==> flow/design.v <==
`timescale 1ns / 1ps
module CPU(result,pc_value,r0_value,rf_we,instr,rst, clk);
input clk;
input rst;
input [15:0] instr;
output [15:0] result;
output [15:0] pc_value;
output [15:0] r0_value;
output rf_we;
wire [15:0] r0;
wire [15:0]out_ireg;
wire [3:0]out_idec_to_addrRdest;
wire [3:0]out_idec_to_addrRsrc;
wire [2:0]out_idec_to_alu_select;
wire [3:0]out_immHigh_idec;
wire out_wr_en_idec;
wire out_arith_mux_select0_idec;
wire out_arith_mux_select1_idec;
wire [15:0]out_arith_mux_to_alu_input;
wire [15:0] out_rfRsrc_to_arith_mux;
wire [15:0] out_imm_sign_extended_to_arith_mux;
wire [15:0] out_imm_zero_extended_to_arith_mux;
wire [15:0]out_rfRdest_to_alu;
wire [15:0] out_alu_to_mux;
wire C,V,N,Z;
wire [15:0] out_muxload;
wire select_mux_load;
wire select_mux_mov;
wire [15:0] out_left_shifted_to_muxload_in;
wire [15:0] out_ram_to_muxload_in;
wire ram_en;
wire [15:0]out_pc;
assign pc_value = out_pc;
assign r0_value = r0;
assign rf_we = out_wr_en_idec;
wire [2:0]select_mux_which_load;
wire [15:0] out_mov_mux;
wire [15:0] out_mux_to_rf;
assign result = out_mux_to_rf;
wire [15:0] out_shifter_to_select_mux_which_load;
wire [15:0] out_mux_to_shifter_in;
wire select_which_to_shift;
wire branch;
wire jump;
wire [15:0] bj_value;
wire select_br_or_jump;
wire [15:0] out_psr;
wire [15:0]input_psr;
assign input_psr[0] = C;
assign input_psr[1] = V;
assign input_psr[2] = N;
assign input_psr[3] = Z;
assign input_psr[15:4] = 12'b0;
inde dec(ram_en, select_br_or_jump, branch, jump, select_which_to_shift, select_mux_mov, select_mux_load,select_mux_which_load,out_immHigh_idec,out_idec_to_addrRdest, out_idec_to_addrRsrc, out_idec_to_alu_select, out_wr_en_idec,out_arith_mux_select1_idec, out_arith_mux_select0_idec, out_ireg, out_psr[3:0]);
reg16 inst_reg(rst, clk, instr, out_ireg);
reg16 psr(rst, clk, input_psr, out_psr);
multiplexer_4_1 arith_mux(out_arith_mux_to_alu_input, out_rfRsrc_to_arith_mux, out_imm_sign_extended_to_arith_mux, out_imm_zero_extended_to_arith_mux, 16'b0, out_arith_mux_select1_idec, out_arith_mux_select0_idec);
Sign_Ex_Test sign_extended(out_idec_to_addrRsrc, out_immHigh_idec, out_imm_sign_extended_to_arith_mux, out_left_shifted_to_muxload_in, out_imm_zero_extended_to_arith_mux);
ALU alu(out_alu_to_mux,C,V,N,Z,out_rfRdest_to_alu,out_arith_mux_to_alu_input,out_idec_to_alu_select);
reg_file	reg_file16(rst, clk, out_wr_en_idec, out_idec_to_addrRdest, out_idec_to_addrRsrc,out_idec_to_addrRdest, out_mux_to_rf,out_rfRdest_to_alu, out_rfRsrc_to_arith_mux, r0);
multiplexer_2_1 muxload(out_muxload, out_ram_to_muxload_in,out_left_shifted_to_muxload_in , select_mux_load);
multiplexer_8_1	which_to_load_wdat_mux(out_mux_to_rf, out_alu_to_mux, out_muxload, out_mov_mux, out_shifter_to_select_mux_which_load, out_pc, 16'b1111111111111111, 16'b1111111111111111, 16'b1111111111111111, select_mux_which_load);
multiplexer_2_1 mux_mov(out_mov_mux, out_rfRsrc_to_arith_mux,out_imm_zero_extended_to_arith_mux , select_mux_mov);
multiplexer_2_1 mux_which_shift(out_mux_to_shifter_in, out_rfRsrc_to_arith_mux,out_imm_sign_extended_to_arith_mux , select_which_to_shift);
shifter shift(out_shifter_to_select_mux_which_load, out_rfRdest_to_alu, out_mux_to_shifter_in);
PC pc(clk,rst, branch, jump,bj_value, out_pc);
multiplexer_2_1 mux_brach(bj_value, out_rfRsrc_to_arith_mux, out_imm_sign_extended_to_arith_mux , select_br_or_jump);
spblockram_data ram(clk, ram_en, out_idec_to_addrRsrc, out_rfRdest_to_alu, out_ram_to_muxload_in);
endmodule
module PC(clock,rst, branch, jump,bj_value, count);
	 input clock;
	 input branch;
	 input jump;
	 input rst;
	 input [15:0]bj_value;
	 reg [15:0] new_count;  
	 output [15:0] count;  
	assign count = new_count;
	 always @(posedge rst or posedge clock) begin
	 if(rst)
	 begin
	 new_count <= 0;
	 end
	 else if(branch)
	 begin
	 new_count <= new_count + bj_value;	 
	 end
	 else if(jump)
	 begin
	 new_count <= bj_value;
	 end
	 else
	 begin
	 new_count <= new_count + 16'd1;
	 end  
    end
	 endmodule
module inde(ram_en, select_br_or_jump, branch, jump, select_which_to_shift,select_mux_mov,select_mux_load,select_mux_which_load,immHigh, rdest, rsrc, alu_out, wr_en,arith_mux_select1, arith_mux_select0, instruction, out_psr);
input [15:0] instruction;
output reg [2:0] alu_out;
output reg arith_mux_select0;
output reg arith_mux_select1;
output reg wr_en;
output reg ram_en;
output reg select_mux_load;
output reg select_mux_mov;
output reg select_which_to_shift;
output reg select_br_or_jump;
input  [3:0]out_psr;
output [3:0] rdest;
output [3:0] rsrc;
output [3:0] immHigh;
output reg [2:0]select_mux_which_load;
output reg branch;
output reg jump;
wire [3:0] op;
wire [3:0] rdest;
wire [3:0] op_ex ;
wire [3:0] rsrc ;
wire [3:0] immLow ;
assign op     = instruction[15:12];
assign rdest  = instruction[11:8];
assign op_ex  = instruction[7:4];
assign rsrc   = instruction[3:0];
assign immLow = instruction[3:0];
assign immHigh = instruction[7:4];
always @(*)
begin
	branch<=1'b0;
	jump<=1'b0;
	wr_en<=1'b0;
	ram_en<=1'b0;
	select_mux_load<=1'b0;
	select_mux_mov<=1'b0;
	select_which_to_shift<=1'b0;
	select_br_or_jump<=1'b0;
	select_mux_which_load<=3'b000;
	arith_mux_select0<=1'b0;
	arith_mux_select1<=1'b0;
	alu_out<=3'b000;
	if(op == 4'b0000)
	begin
	branch<=1'b0;
	jump<=1'b0;
	if(op_ex == 4'b1101)
	begin
	wr_en <= 1;
	select_mux_which_load <= 3'b010;
	select_mux_mov<=0;	 
	end
	else if(op_ex == 4'b1011)
	begin
	wr_en <= 0;
	select_mux_which_load <= 3'b000;
	arith_mux_select0 <= 1'b0;				 
	arith_mux_select1 <= 1'b0;	
	alu_out <= 3'b100;	 
	end
	else
	begin
	wr_en <= 1;
	select_mux_which_load <= 3'b000;
	arith_mux_select0 <= 1'b0;				 
	arith_mux_select1 <= 1'b0;	
	case(op_ex)
				4'b0101:alu_out <= 3'b000;	 
				4'b1001:alu_out <= 3'b001;	 
				4'b0001:alu_out <= 3'b010;	 
				4'b0010:alu_out <= 3'b011;	 
				4'b0011:alu_out <= 3'b100;	 
	endcase
	end
	end
	else if(op == 4'b0100)
	begin
	if (op_ex==4'b0000)
	begin
	branch<=1'b0;
	jump<=1'b0;
	wr_en <= 1; 
	select_mux_which_load <= 3'b001;
	select_mux_load<=0;	 
	ram_en <= 0;
	end	
	else if(op_ex == 4'b0100)	 
	begin
	branch<=1'b0;
	jump<=1'b0;
	wr_en <= 0; 
	ram_en <= 1;
	end
	else if (op_ex==4'b1100)
	begin
	if(rdest == 4'b0000)	 
	begin
	if(out_psr[3] == 1'b1)
	begin
	branch<=1'b0;
	jump<=1'b1;
	select_br_or_jump <= 1'b0;
	end
	else
	begin
	branch<=1'b0;
	jump<=1'b0;
	end
	end
	else if(rdest == 4'b0001)	 
	begin
	if(out_psr[3] == 1'b1)
	begin
	branch<=1'b0;
	jump<=1'b0;
	end
	else
	begin		
	branch<=1'b0;
	jump<=1'b1;
	select_br_or_jump <= 1'b0;
	end
	end
	end
	else if(op_ex==4'b1000)
	begin
	select_mux_which_load <= 3'b100; 
	wr_en <= 1;
	select_br_or_jump <= 1'b0;	
	branch<=1'b0;
	jump<=1'b1;
	end
	end
	else if(op == 4'b1111)
	begin
	branch<=1'b0;
	jump<=1'b0;
	wr_en <= 1;
	select_mux_which_load <= 3'b001;
	select_mux_load<=1;  
	ram_en <= 0;
	end
	else if(op == 4'b1101)
	begin
	branch<=1'b0;
	jump<=1'b0;
	wr_en <= 1;
	select_mux_which_load <= 3'b010;
	select_mux_mov<=1;  
	end
	else if(op == 4'b1000)
	begin
	if (op_ex==4'b0100)
	begin
	branch<=1'b0;
	jump<=1'b0;
	wr_en <= 1; 
	select_mux_which_load <= 3'b011;
	select_which_to_shift <= 0;	 
	end	
	else if (op_ex==4'b0000)
	begin
	branch<=1'b0;
	jump<=1'b0;
	wr_en <= 1; 
	select_mux_which_load <= 3'b011;
	select_which_to_shift <= 1;	 
	end	
	else if (op_ex==4'b0001)
	begin
	branch<=1'b0;
	jump<=1'b0;
	wr_en <= 1; 
	select_mux_which_load <= 3'b011;
	select_which_to_shift <= 1;	 
	end	
	end
	else if(op == 4'b1100)	 
	begin 
	if(rdest == 4'b0000)	 
	begin
	if(out_psr[3] == 1'b1)
	begin
	wr_en<= 1'b0;
	select_br_or_jump <= 1'b1;
	branch<=1'b1;
	jump<=1'b0;
	end
	else
	begin
	branch<=1'b0;
	jump<=1'b0;
	end
	end
	else if(rdest == 4'b0001)	 
	begin
	if(out_psr[3] == 1'b1)
	begin
	branch<=1'b0;
	jump<=1'b0;
	end
	else
	begin		
	select_br_or_jump <= 1'b1;
	branch<=1'b1;
	jump<=1'b0;
	end
	end
	end
	else if(op == 4'b0101)
	begin
	branch<=1'b0;
	jump<=1'b0;
	select_mux_which_load <= 3'b000;
	wr_en <= 1;
	arith_mux_select0 <= 1'b1;					 
	arith_mux_select1 <= 1'b0;	
	alu_out <= 3'b000;	 
	end
	else if(op == 4'b1001)
	begin
	branch<=1'b0;
	jump<=1'b0;
	select_mux_which_load <= 3'b000;
	wr_en <= 1;
	arith_mux_select0 <= 1'b1;					 
	arith_mux_select1 <= 1'b0;	
	alu_out <= 3'b001;	 
	end
	else if(op == 4'b1011)
	begin
	branch<=1'b0;
	jump<=1'b0;
	select_mux_which_load <= 3'b000;
	wr_en <= 0;
	arith_mux_select0 <= 1'b1;					 
	arith_mux_select1 <= 1'b0;		
	alu_out <= 3'b100;	 
	end
	else if(op == 4'b0001)
	begin
	branch<=1'b0;
	jump<=1'b0;
	select_mux_which_load <= 3'b000;
	wr_en <= 1;
	arith_mux_select0 <= 1'b0;					 
	arith_mux_select1 <= 1'b1;					 
	alu_out <= 3'b010;	 
	end
	else if(op == 4'b0010)
	begin
	branch<=1'b0;
	jump<=1'b0;
	select_mux_which_load <= 3'b000;
	wr_en <= 1;
	arith_mux_select0 <= 1'b0;					 
	arith_mux_select1 <= 1'b1;	
	alu_out <= 3'b011;	 
	end
	else if(op == 4'b0011)
	begin
	branch<=1'b0;
	jump<=1'b0;
	select_mux_which_load <= 3'b000;
	wr_en <= 1;
	arith_mux_select0 <= 1'b0;					 
	arith_mux_select1 <= 1'b1;		
	alu_out <= 3'b100;	 
	end
end
endmodule
module shifter(shifted_result, shifting_value, amount_of_shift);
input [15:0]amount_of_shift;
input [15:0]shifting_value;
output reg [15:0]shifted_result;
wire [3:0]amount ;
assign amount = amount_of_shift[3:0];
always @ (amount_of_shift or shifting_value)
begin
if(amount_of_shift[4] == 0)
begin
shifted_result <= shifting_value << amount;
end
else
begin
shifted_result <= shifting_value >> amount;
end
end
endmodule
module Sign_Ex_Test(immLow, immHigh, imm_sign_extended,left_shifted_value,zero_extended_value);
   output [15:0] imm_sign_extended;  
	output [15:0] left_shifted_value;
	output [15:0] zero_extended_value;
   input [3:0] immLow ;
	input [3:0] immHigh;
	wire [7:0]a;
	assign a = {immHigh,immLow};
	assign imm_sign_extended ={{8{a[7]}}, a};
	assign left_shifted_value={a, 8'b00000000};
	assign zero_extended_value={8'b00000000, a};
endmodule
module ALU(Y,C,V,N,Z,A,B,Op);
    output [15:0] Y;
    output C;  
    output N;  
    output V;  
    output Z;  
    input [15:0] A;
    input [15:0] B;
    input [2:0] Op;
    wire  [15:0] 	 AS, And, Or, Xor, Not, Xnor;
    wire 	 s; 
    wire 	 Vas;
    wire 	 Cas;
   carry_select_adder_subtractor addsub(AS, Cas, Vas, A, B, Op[0]);       
   andop aluand(And, A, B);                                               
   orop aluor(Or, A, B);                                                  
   xorop aluxor(Xor, A, B);                                               
   notop alunot(Not, A);                                                  
   xnorop aluxnor(Xnor, A, B);                                            
multiplexer_8_1 muxy(Y, AS, AS, And, Or, Xor, Not, Xnor, 16'b0, Op);  
   nor(s, Op[1], Op[2]);    
   and(C, Cas, s);
   and(V, Vas, s);
   and(N, Y[15], s);        
   zero z(Z, Y);            
endmodule
module andop(Y, A, B);
   output [15:0] Y;   
   input [15:0]  A;   
   input [15:0]  B;   
   and(Y[0], A[0], B[0]);
   and(Y[1], A[1], B[1]);
   and(Y[2], A[2], B[2]);
   and(Y[3], A[3], B[3]);
   and(Y[4], A[4], B[4]);
   and(Y[5], A[5], B[5]);
   and(Y[6], A[6], B[6]);
   and(Y[7], A[7], B[7]);
   and(Y[8], A[8], B[8]);
   and(Y[9], A[9], B[9]);
   and(Y[10], A[10], B[10]);
   and(Y[11], A[11], B[11]);
   and(Y[12], A[12], B[12]);
   and(Y[13], A[13], B[13]);
   and(Y[14], A[14], B[14]);
   and(Y[15], A[15], B[15]);
endmodule
module orop(Y, A, B);
   output [15:0] Y;  
   input [15:0]  A;  
   input [15:0]  B;  
   or(Y[0], A[0], B[0]);
   or(Y[1], A[1], B[1]);
   or(Y[2], A[2], B[2]);
   or(Y[3], A[3], B[3]);
   or(Y[4], A[4], B[4]);
   or(Y[5], A[5], B[5]);
   or(Y[6], A[6], B[6]);
   or(Y[7], A[7], B[7]);
   or(Y[8], A[8], B[8]);
   or(Y[9], A[9], B[9]);
   or(Y[10], A[10], B[10]);
   or(Y[11], A[11], B[11]);
   or(Y[12], A[12], B[12]);
   or(Y[13], A[13], B[13]);
   or(Y[14], A[14], B[14]);
   or(Y[15], A[15], B[15]);
endmodule
module xorop(Y, A, B);
   output [15:0] Y;  
   input [15:0]  A;  
   input [15:0]  B;  
   xor(Y[0], A[0], B[0]);
   xor(Y[1], A[1], B[1]);
   xor(Y[2], A[2], B[2]);
   xor(Y[3], A[3], B[3]);
   xor(Y[4], A[4], B[4]);
   xor(Y[5], A[5], B[5]);
   xor(Y[6], A[6], B[6]);
   xor(Y[7], A[7], B[7]);
   xor(Y[8], A[8], B[8]);
   xor(Y[9], A[9], B[9]);
   xor(Y[10], A[10], B[10]);
   xor(Y[11], A[11], B[11]);
   xor(Y[12], A[12], B[12]);
   xor(Y[13], A[13], B[13]);
   xor(Y[14], A[14], B[14]);
   xor(Y[15], A[15], B[15]);
endmodule
module notop(Y, A);
   output [15:0] Y;  
   input [15:0]  A;  
   not(Y[0], A[0]);
   not(Y[1], A[1]);
   not(Y[2], A[2]);
   not(Y[3], A[3]);
   not(Y[4], A[4]);
   not(Y[5], A[5]);
   not(Y[6], A[6]);
   not(Y[7], A[7]);
   not(Y[8], A[8]);
   not(Y[9], A[9]);
   not(Y[10], A[10]);
   not(Y[11], A[11]);
   not(Y[12], A[12]);
   not(Y[13], A[13]);
   not(Y[14], A[14]);
   not(Y[15], A[15]);
endmodule
module xnorop(Y, A, B);
   output [15:0] Y;  
   input [15:0]  A;  
   input [15:0]  B;  
   xnor(Y[0], A[0], B[0]);
   xnor(Y[1], A[1], B[1]);
   xnor(Y[2], A[2], B[2]);
   xnor(Y[3], A[3], B[3]);
   xnor(Y[4], A[4], B[4]);
   xnor(Y[5], A[5], B[5]);
   xnor(Y[6], A[6], B[6]);
   xnor(Y[7], A[7], B[7]);
   xnor(Y[8], A[8], B[8]);
   xnor(Y[9], A[9], B[9]);
   xnor(Y[10], A[10], B[10]);
   xnor(Y[11], A[11], B[11]);
   xnor(Y[12], A[12], B[12]);
   xnor(Y[13], A[13], B[13]);
   xnor(Y[14], A[14], B[14]);
   xnor(Y[15], A[15], B[15]);
endmodule
module zero(Z, A);
   output Z;         
   input [15:0]  A;  
   wire [15:0] 	 Y;  
   xnor(Y[0], A[0], 1'b0);
   xnor(Y[1], A[1], 1'b0);
   xnor(Y[2], A[2], 1'b0);
   xnor(Y[3], A[3], 1'b0);
   xnor(Y[4], A[4], 1'b0);
   xnor(Y[5], A[5], 1'b0);
   xnor(Y[6], A[6], 1'b0);
   xnor(Y[7], A[7], 1'b0);
   xnor(Y[8], A[8], 1'b0);
   xnor(Y[9], A[9], 1'b0);
   xnor(Y[10], A[10], 1'b0);
   xnor(Y[11], A[11], 1'b0);
   xnor(Y[12], A[12], 1'b0);
   xnor(Y[13], A[13], 1'b0);
   xnor(Y[14], A[14], 1'b0);
   xnor(Y[15], A[15], 1'b0);
   and(Z, Y[0], Y[1], Y[2], Y[3], Y[4],
       Y[5], Y[6], Y[7], Y[8],
       Y[9], Y[10], Y[11], Y[12],
       Y[13], Y[14], Y[15]);
endmodule
module carry_select_adder_subtractor(S, C, V, A, B, Op);
   output [15:0] S;    
   output 	 C;    
   output 	 V;    
   input [15:0]  A;    
   input [15:0]  B;    
   input 	 Op;   
   wire 	 C15;  
   wire [15:0] 	 Bx;
   xor(Bx[0], B[0], Op);
   xor(Bx[1], B[1], Op);
   xor(Bx[2], B[2], Op);
   xor(Bx[3], B[3], Op);
   xor(Bx[4], B[4], Op);
   xor(Bx[5], B[5], Op);
   xor(Bx[6], B[6], Op);
   xor(Bx[7], B[7], Op);
   xor(Bx[8], B[8], Op);
   xor(Bx[9], B[9], Op);
   xor(Bx[10], B[10], Op);
   xor(Bx[11], B[11], Op);
   xor(Bx[12], B[12], Op);
   xor(Bx[13], B[13], Op);
   xor(Bx[14], B[14], Op);
   xor(Bx[15], B[15], Op);
   xor(C, C15, Op);             
   carry_select_adder csa(S, C15, V, A, Bx, Op);   
endmodule
module carry_select_adder(S, C, V, A, B, Cin);
   output [15:0] S;    
   output 	 C;    
   output 	 V;    
   input [15:0]  A;    
   input [15:0]  B;    
   input 	 Cin;  
   wire [3:0] 	S1_0;    
   wire [3:0] 	S1_1;    
   wire [3:0] 	S2_0;    
   wire [3:0] 	S2_1;    
   wire [3:0] 	S3_0;    
   wire [3:0] 	S3_1;    
   wire 	C1_0;    
   wire 	C1_1;    
   wire 	C2_0;    
   wire 	C2_1;    
   wire 	C3_0;    
   wire 	C3_1;    
   wire 	C0;      
   wire 	C1;      
   wire 	C2;      
   wire         V0;      
   wire 	V1_0;    
   wire 	V1_1;    
   wire 	V2_0;    
   wire 	V2_1;    
   wire 	V3_0;    
   wire 	V3_1;    
   ripple_carry_adder rc_nibble_0(S[3:0], C0, V0, A[3:0], B[3:0], Cin);               
   ripple_carry_adder rc_nibble_1_carry_0(S1_0, C1_0, V1_0, A[7:4], B[7:4], 1'b0);       
   ripple_carry_adder rc_nibble_1_carry_1(S1_1, C1_1, V1_1, A[7:4], B[7:4], 1'b1);       
   ripple_carry_adder rc_nibble_2_carry_0(S2_0, C2_0, V2_0, A[11:8], B[11:8], 1'b0);     
   ripple_carry_adder rc_nibble_2_carry_1(S2_1, C2_1, V2_1, A[11:8], B[11:8], 1'b1);     
   ripple_carry_adder rc_nibble_3_carry_0(S3_0, C3_0, V3_0, A[15:12], B[15:12], 1'b0);   
   ripple_carry_adder rc_nibble_3_carry_1(S3_1, C3_1, V3_1, A[15:12], B[15:12], 1'b1);   
   multiplexer_2_1 #(1) muxc1(C1, C1_0, C1_1, C0);  
   multiplexer_2_1 #(1) muxc2(C2, C2_0, C2_1, C1);  
   multiplexer_2_1 #(1) muxc(C, C3_0, C3_1, C2);    
   multiplexer_2_1 #(1) muxv(V, V3_0, V3_1, C2);    
   multiplexer_2_1 #(4) muxs1(S[7:4], S1_0, S1_1, C0);     
   multiplexer_2_1 #(4) muxs2(S[11:8], S2_0, S2_1, C1);    
   multiplexer_2_1 #(4) muxs3(S[15:12], S3_0, S3_1, C2);   
endmodule
module ripple_carry_adder(S, C, V, A, B, Cin);
   output [3:0] S;    
   output 	C;    
   output       V;    
   input [3:0] 	A;    
   input [3:0] 	B;    
   input 	Cin;  
   wire 	C0;  
   wire 	C1;  
   wire 	C2;  
   full_adder fa0(S[0], C0, A[0], B[0], Cin);     
   full_adder fa1(S[1], C1, A[1], B[1], C0);
   full_adder fa2(S[2], C2, A[2], B[2], C1);
   full_adder fa3(S[3], C, A[3], B[3], C2);     
   xor(V, C, C2);   
endmodule
module full_adder(S, Cout, A, B, Cin);
   output S;
   output Cout;
   input  A;
   input  B;
   input  Cin;
   wire   w1;
   wire   w2;
   wire   w3;
   wire   w4;
   xor(w1, A, B);
   xor(S, Cin, w1);
   and(w2, A, B);   
   and(w3, A, Cin);
   and(w4, B, Cin);   
   or(Cout, w2, w3, w4);
endmodule
module multiplexer_2_1(X, A0, A1,S);
   parameter WIDTH=16;      
   output [WIDTH-1:0] X;    
   input [WIDTH-1:0]  A1;   
   input [WIDTH-1:0]  A0;   
   input 	      S;   
   assign X = (S == 1'b0) ? A0 : A1;
endmodule
module multiplexer_4_1(X, A0, A1, A2, A3, S1, S0);
   parameter WIDTH=16;      
   output [WIDTH-1:0] X;    
   input [WIDTH-1:0]  A3;   
   input [WIDTH-1:0]  A2;   
   input [WIDTH-1:0]  A1;   
   input [WIDTH-1:0]  A0;   
   input 	      S0;   
   input 	      S1;   
   assign X = (S1 == 0 
	       ? (S0 == 0 
		  ? A0        
		  : A1)       
	       : (S0 == 0 
		  ? A2        
		  : A3));     
endmodule
module multiplexer_8_1(X, A0, A1, A2, A3, A4, A5, A6, A7, S);
   parameter WIDTH=16;      
   output [WIDTH-1:0] X;    
   input [WIDTH-1:0]  A7;   
   input [WIDTH-1:0]  A6;   
   input [WIDTH-1:0]  A5;   
   input [WIDTH-1:0]  A4;   
   input [WIDTH-1:0]  A3;   
   input [WIDTH-1:0]  A2;   
   input [WIDTH-1:0]  A1;   
   input [WIDTH-1:0]  A0;   
   input [2:0]	      S;   
   assign X = (S[2] == 0 
	       ? (S[1] == 0 
		  ? (S[0] == 0 
		     ? A0        
		     : A1)       
		  : (S[0] == 0 
		     ? A2        
		     : A3))      
	       : (S[1] == 0 
		  ? (S[0] == 0 
		     ? A4        
		     : A5)       
		  : (S[0] == 0 
		     ? A6        
		     : A7)));    
endmodule
module reg_file(rst, clk, wr_en, rd0_addr, rd1_addr,wr_addr, wr_data,rd0_data, rd1_data, r0);
			input rst;
            input clk;
            input wr_en;
            input [3:0] rd0_addr;
            input [3:0] rd1_addr;
            input [3:0] wr_addr;
            input [15:0] wr_data;
            output [15:0] rd0_data;
            output [15:0] rd1_data;
			output [15:0] r0;
    reg [15:0] mem [15:0];
    integer i;
	 assign rd0_data = mem[rd0_addr];
	assign rd1_data = mem[rd1_addr];
	assign r0 = mem[0];
    always @(posedge rst or posedge clk)
    begin
        if (rst) begin
            for (i=0; i<16; i=i+1)
                mem[i] <= 0;
        end
        else if (wr_en) begin
            mem[wr_addr] <= wr_data;
        end
    end
endmodule
module reg16 (reset, CLK, D, Q);
input reset;
input CLK;
input [15:0] D;
output [15:0] Q;
reg [15:0] Q;
always @(posedge reset or posedge CLK)
if (reset)
Q <= 0;
else
Q <= D;
endmodule
module spblockram_data (clk, we, a, di, dout);		 
input clk;
input we;
input [3:0] a;
input [15:0] di;
output [15:0] dout;
reg [15:0] RAM[15:0];
always @(posedge clk) begin
if (we == 1'b1)
RAM[a] <= di;
end
assign dout = RAM[a];
endmodule
== Step by step through the tools: CPU ==
What the tools print for CPU, step after step.
Line numbers count from 1 in the design file above.
Operators: Yosys type, input widths -> output width; for muxes data width and select width s.
Library cell names are shortened.
A cell with -- has no value.
Inputs
  design top: CPU
  clock port: clk
  cell library: sky130hd
  corner: tt_025C_1v80

== Elaborated design ==
Counts by Yosys on the flattened word-level netlist (proc, flatten, opt, wreduce). Print and check cells are left out. Cells with the same type and inputs are merged into one.
Yosys's memory passes give these memory sizes; they may raise the number of words (mostly to a power of two), join words into wider ones and drop unused or constant bits.
Bit counts
  register bits after elaboration: 292
  memory cells: 1
  bits in writable memories: 256
  bits of input ports: 18
  output and inout port bits: 49
  cells after elaboration: 512
Memory list
  ram.RAM: depth 16, bits a word 16, rd ports 1, wr ports 1, line 758  | reg [15:0] RAM[15:0];
Operators by class
  reductions and logical operators: 20
  add/subtract/negate cells: 2
  equality and inequality tests: 50
  mux-type cells: 132
  bitwise operators: 286
  shift operators: 2
Operators by type and width (number)
  $pmux 16 s16: 2
  $mux 16: 21
  $eq 4x4->1 const B: 27
  $and 1x1->1: 94
  $mux 3: 25
  $mux 1: 75
  $xor 1x1->1: 73
  $or 1x1->1: 67
  $not 1->1: 52
  $eq 4x3->1 const B: 11
  $reduce_and 2->1: 16
  $eq 4x2->1 const B: 8
  $add 16x1->16 const B: 1
  $add 16x16->16: 1
  $shl 16x4->16: 1
  $shr 16x4->16: 1
  $eq 4x1->1 const B: 4
  $logic_not 4->1: 4
  $mux 4: 4
  $pmux 3 s4: 1
  $mux 8: 1
  $mux 5: 1
  $mux 2: 2

== Longest topological paths ==
Depth = most cells in a row (Yosys ltp): at word level without a register or memory, in the mapped netlist without a sequential cell, where the memories' decode and read muxes count.
Depth
  depth after elaboration: 48
  ABC_AREA: 0
  gate-level depth with buffers: 27

== Synthesis result ==
Yosys stat after the flow's synthesis: flattened, memories mapped to cells. It holds for the ABC_AREA given above (unset counts as 0); a run with the other value may have another netlist.
Mapped netlist
  cell area after synthesis: 31732.9 um2
  cell count: 3033
  area of sequential cells: 14919.3 um2
  mapped flip-flops: 545
Cells by type
  edfxtp_1: number 256, total area 7.69E+03 um2
  dfrtp_1: number 289, total area 7.23E+03 um2
  mux4_2: number 82, total area 1.85E+03 um2
  nand2_1: number 346, total area 1.3E+03 um2
  o21ai_0: number 258, total area 1.29E+03 um2
  nor2_1: number 237, total area 889.603 um2
  a21oi_1: number 172, total area 860.826 um2
  ha_1: number 62, total area 775.744 um2
  mux2i_1: number 59, total area 590.566 um2
  mux2_2: number 49, total area 551.779 um2
  nand3_1: number 76, total area 380.365 um2
  buf_2: number 71, total area 355.341 um2
  clkbuf_1: number 93, total area 349.085 um2
  a22oi_1: number 45, total area 337.824 um2
  o211ai_1: number 42, total area 315.302 um2
  xnor2_1: number 30, total area 262.752 um2
  buf_6: number 23, total area 258.998 um2
  inv_1: number 66, total area 247.738 um2
Other cell types: 99; their cells: 777.
The figures by module come from a second, unflattened synthesis with its own total; it is not the netlist above.
Unflattened totals
  cell total of the unflattened synthesis: 2572
  area total of the unflattened synthesis: 34236.6 um2
Rows give one instance, submodules left out.
By module
  reg_file: cells 1236, area 14358.8 um2, instances 1
  spblockram_data: cells 418, area 9770.6 um2, instances 1
  multiplexer_8_1: cells 57, area 1071.0 um2, instances 2
  PC: cells 211, area 1690.4 um2, instances 1
  shifter: cells 183, area 1615.3 um2, instances 1
  multiplexer_2_1: cells 18, area 249.0 um2, instances 4
  reg16: cells 17, area 404.1 um2, instances 2
  full_adder: cells 1, area 20.0 um2, instances 28
  inde: cells 72, area 454.2 um2, instances 1
  multiplexer_4_1: cells 20, area 424.2 um2, instances 1
  Sign_Ex_Test: cells 49, area 364.1 um2, instances 1
  carry_select_adder_subtractor: cells 19, area 180.2 um2, instances 1
  xnorop: cells 16, area 140.1 um2, instances 1
  xorop: cells 16, area 140.1 um2, instances 1
Modules not listed: 10.

== Worst setup path after synthesis ==
Path of least setup slack by OpenSTA after synthesis, without wires, with an ideal clock, recovery checks aside; 20% of the period is set as input and as output delay. Where synthesis merged equal registers, the netlist keeps one of their names.
Path post-synthesis
  path kind: register to output
  start point: reg inst_reg.Q[12]
  end point: out result[15]
  time at the first pin: 0.000 ns
  required time: 7.200 ns
  path delay: 6.037 ns
  clock period: 9.0 ns
  setup slack: 1.163 ns
  arrival time: 6.037 ns
  output delay: 1.800 ns
  stages: 25
  period reached after synthesis: 7.837 ns
"path delay" = arrival - input delay + setup time.
A path that ends at an output port has no setup time.
"stages" counts driving pins, that of a launching flip-flop among them; a cell with two outputs on the path counts twice.
"period reached after synthesis" is the clock period less the worst setup slack; recovery checks do not enter. This is arithmetic on one report: input and output delays are still those of the set period (20% each).
Between the ends stands the longest chain of elaborated cells between them, by number of cells; it is not shown to be the way that was timed. Of several equally long chains one is given.
Each line given opens the expression or statement behind the cell; cells for indexed reads and writes are added by Yosys, which also makes memories of some case tables.
Between the ends, post-synthesis
  path through: dfrtp_1 -> or4_1 -> buf_2 -> a211o_1 -> nand2b_1 -> buf_2 -> buf_2 -> buf_2 -> buf_2 -> buf_2 -> xnor2_1 -> fa_1 -> fa_1 -> fa_1 -> nor2_1 -> a21oi_1 -> a21oi_1 -> nand3_2 -> a2111oi_4 -> a2111oi_4 -> a211o_1 -> a211oi_2 -> o2111ai_2 -> buf_6 -> nand2_1
  length of the longest elaborated chain: 35
  elaborated cells between the ends (all ways): 210
  those cells by class: 11 x eq/ne; 2 x shift; 72 x mux; 124 x logic; 1 x reduce/logical
Ends and longest elaborated chain, post-synthesis
  start, declared: line 744  | output [15:0] Q;
  start, assigned: line 748  | Q <= 0;
  start, assigned: line 750  | Q <= D;
  $eq 4x2->1: line 358  | else if(op == 4'b0011)
  $mux 1: line 358
  $mux 1: line 348  | else if(op == 4'b0010)
  $mux 1: line 338  | else if(op == 4'b0001)
  $mux 1: line 328  | else if(op == 4'b1011)
  $mux 1: line 318  | else if(op == 4'b1001)
  $mux 1: line 308  | else if(op == 4'b0101)
  [... 20 more ...]
  $mux 1 (2 in a row): line 666  | assign X = (S == 1'b0) ? A0 : A1;
  $mux 4: line 666
  $mux 16: line 698  | ? (S[1] == 0
  $mux 16: line 697  | assign X = (S[2] == 0
  $mux 16: line 699  | ? (S[0] == 0
  $mux 16: line 698
  $mux 16: line 697
  end, declared: line 6  | output [15:0] result;

== Timing after layout ==
Path of least setup slack in the final report of job 1 (OpenROAD, finished layout, wires in). Where an end is a register, its clock arrival counts in the times.
Path post-layout
  path kind: register to output
  start point: reg inst_reg.Q[1]
  end point: out result[15]
  stages: 28
  required time: 12.16 ns
  output delay: 3.04 ns
  arrival time: 9.50 ns
  time at the first pin: 0.66 ns
  setup slack: 2.66 ns
  clock period: 15.2 ns
Between the ends stands the longest chain of elaborated cells between them, by number of cells; it is not shown to be the way that was timed. Of several equally long chains one is given.
Between the ends, post-layout
  path through: dfrtp_1 -> buf_6 -> buf_6 -> buf_6 -> buf_6 -> buf_6 -> buf_4 -> buf_2 -> buf_2 -> buf_2 -> buf_4 -> mux2i_1 -> xnor2_1 -> fa_1 -> fa_1 -> fa_1 -> nor2_1 -> a21oi_1 -> a21oi_1 -> nand3_2 -> a2111oi_0 -> a211oi_2 -> or2_1 -> a211oi_2 -> o2111ai_2 -> buf_6 -> nand2_1 -> clkdlybuf4s50_1
  length of the longest elaborated chain: 25
  elaborated cells between the ends (all ways): 163
  those cells by class: 15 x eq/ne; 2 x shift; 21 x mux; 123 x logic; 1 x reduce/logical; 1 x memory
Ends and longest elaborated chain, post-layout
  start, declared: line 744  | output [15:0] Q;
  start, assigned: line 748  | Q <= 0;
  start, assigned: line 750  | Q <= D;
  $eq 4x4->1: line 727  | assign rd1_data = mem[rd1_addr];
  $pmux 16 s16: line 727
  $mux 16: line 678  | ? (S0 == 0
  $mux 16: line 677  | assign X = (S1 == 0
  $xor 1x1->1: line 568  | xor(Bx[4], B[4], Op);
  $and 1x1->1: line 655  | and(w2, A, B);
  $or 1x1->1 (2 in a row): line 658  | or(Cout, w2, w3, w4);
  [... 9 more ...]
  $mux 1 (2 in a row): line 666  | assign X = (S == 1'b0) ? A0 : A1;
  $mux 4: line 666
  $mux 16: line 698  | ? (S[1] == 0
  $mux 16: line 697  | assign X = (S[2] == 0
  $mux 16: line 699  | ? (S[0] == 0
  $mux 16: line 698
  $mux 16: line 697
  end, declared: line 6  | output [15:0] result;

==> runs of CPU <==
CPU through Yosys and OpenROAD on sky130hd: 2 stored runs, unordered, with their settings and measured results. The constraints put input and output delay at 20% of the set period each and load the outputs with 0.01 pF.
By "achieved clock period (ns)" is meant the clock period of the run minus its worst setup slack. This is arithmetic on one report: input and output delays are still those of the set period (20% each).

Flow files of job 1
==> flow/run.sh <==
#!/bin/bash
# the make line also repeats the synthesis and layout settings of config.mk as NAME=value (left out here)
make -C /OpenROAD-flow-scripts/flow DESIGN_CONFIG=/design/flow/config.mk WORK_HOME=/design/flow/orfs CLKGATE_MAP_FILE= finish
==> flow/config.mk <==
export PLATFORM = sky130hd
export DESIGN_NAME = CPU
export DESIGN_NICKNAME = CPU
export VERILOG_FILES = /design/flow/design.v
export SDC_FILE = /design/flow/constraint.sdc
export NUM_CORES = 4
export LEC_CHECK = 0
export ABC_AREA = 0
export CAP_MARGIN = 5
export CELL_PAD_IN_SITES_DETAIL_PLACEMENT = 2
export CELL_PAD_IN_SITES_GLOBAL_PLACEMENT = 3
export CORE_ASPECT_RATIO = 0.5
export CORE_MARGIN = 7
export CORE_UTILIZATION = 23
export CTS_CLUSTER_DIAMETER = 58
export CTS_CLUSTER_SIZE = 23
export GPL_ROUTABILITY_DRIVEN = 0
export GPL_TIMING_DRIVEN = 0
export HOLD_SLACK_MARGIN = 0.01
export MAX_ROUTING_LAYER = met4
export PLACE_DENSITY = 0.86
export SLEW_MARGIN = 40
export TNS_END_PERCENT = 80
==> flow/constraint.sdc <==
create_clock -name core_clock -period 15.2 [get_ports {clk}]
set_input_delay 3.0400 -clock core_clock [delete_from_list [all_inputs] [get_ports {clk}]]
set_output_delay 3.0400 -clock core_clock [all_outputs]
set_load 0.01 [all_outputs]

report of job 1
yosys chip area after synthesis (um^2): 31732.9
finish__design__die__area: 149197.0
finish__design__instance__utilization: 0.2737
finish__timing__setup__ws: 2.659
achieved clock period (ns): 12.541

Flow files of job 2
==> flow/run.sh <==
#!/bin/bash
# the make line also repeats the synthesis and layout settings of config.mk as NAME=value (left out here)
make -C /OpenROAD-flow-scripts/flow DESIGN_CONFIG=/design/flow/config.mk WORK_HOME=/design/flow/orfs CLKGATE_MAP_FILE= finish
==> flow/config.mk <==
export PLATFORM = sky130hd
export DESIGN_NAME = CPU
export DESIGN_NICKNAME = CPU
export VERILOG_FILES = /design/flow/design.v
export SDC_FILE = /design/flow/constraint.sdc
export NUM_CORES = 4
export LEC_CHECK = 0
export ABC_AREA = 0
export CAP_MARGIN = 5
export CELL_PAD_IN_SITES_DETAIL_PLACEMENT = 2
export CELL_PAD_IN_SITES_GLOBAL_PLACEMENT = 2
export CORE_ASPECT_RATIO = 0.5
export CORE_MARGIN = 7
export CORE_UTILIZATION = 23
export CTS_CLUSTER_DIAMETER = 91
export GPL_ROUTABILITY_DRIVEN = 1
export GPL_TIMING_DRIVEN = 0
export HOLD_SLACK_MARGIN = 0.01
export PLACE_DENSITY = 0.86
export SETUP_SLACK_MARGIN = -0.94
export SLEW_MARGIN = 40
export TNS_END_PERCENT = 80
==> flow/constraint.sdc <==
create_clock -name core_clock -period 15.2 [get_ports {clk}]
set_input_delay 3.0400 -clock core_clock [delete_from_list [all_inputs] [get_ports {clk}]]
set_output_delay 3.0400 -clock core_clock [all_outputs]
set_load 0.01 [all_outputs]

report of job 2
yosys chip area after synthesis (um^2): 31732.9
finish__design__die__area: 149197.0
finish__design__instance__utilization: 0.2748
finish__timing__setup__ws: 1.977
achieved clock period (ns): 13.223
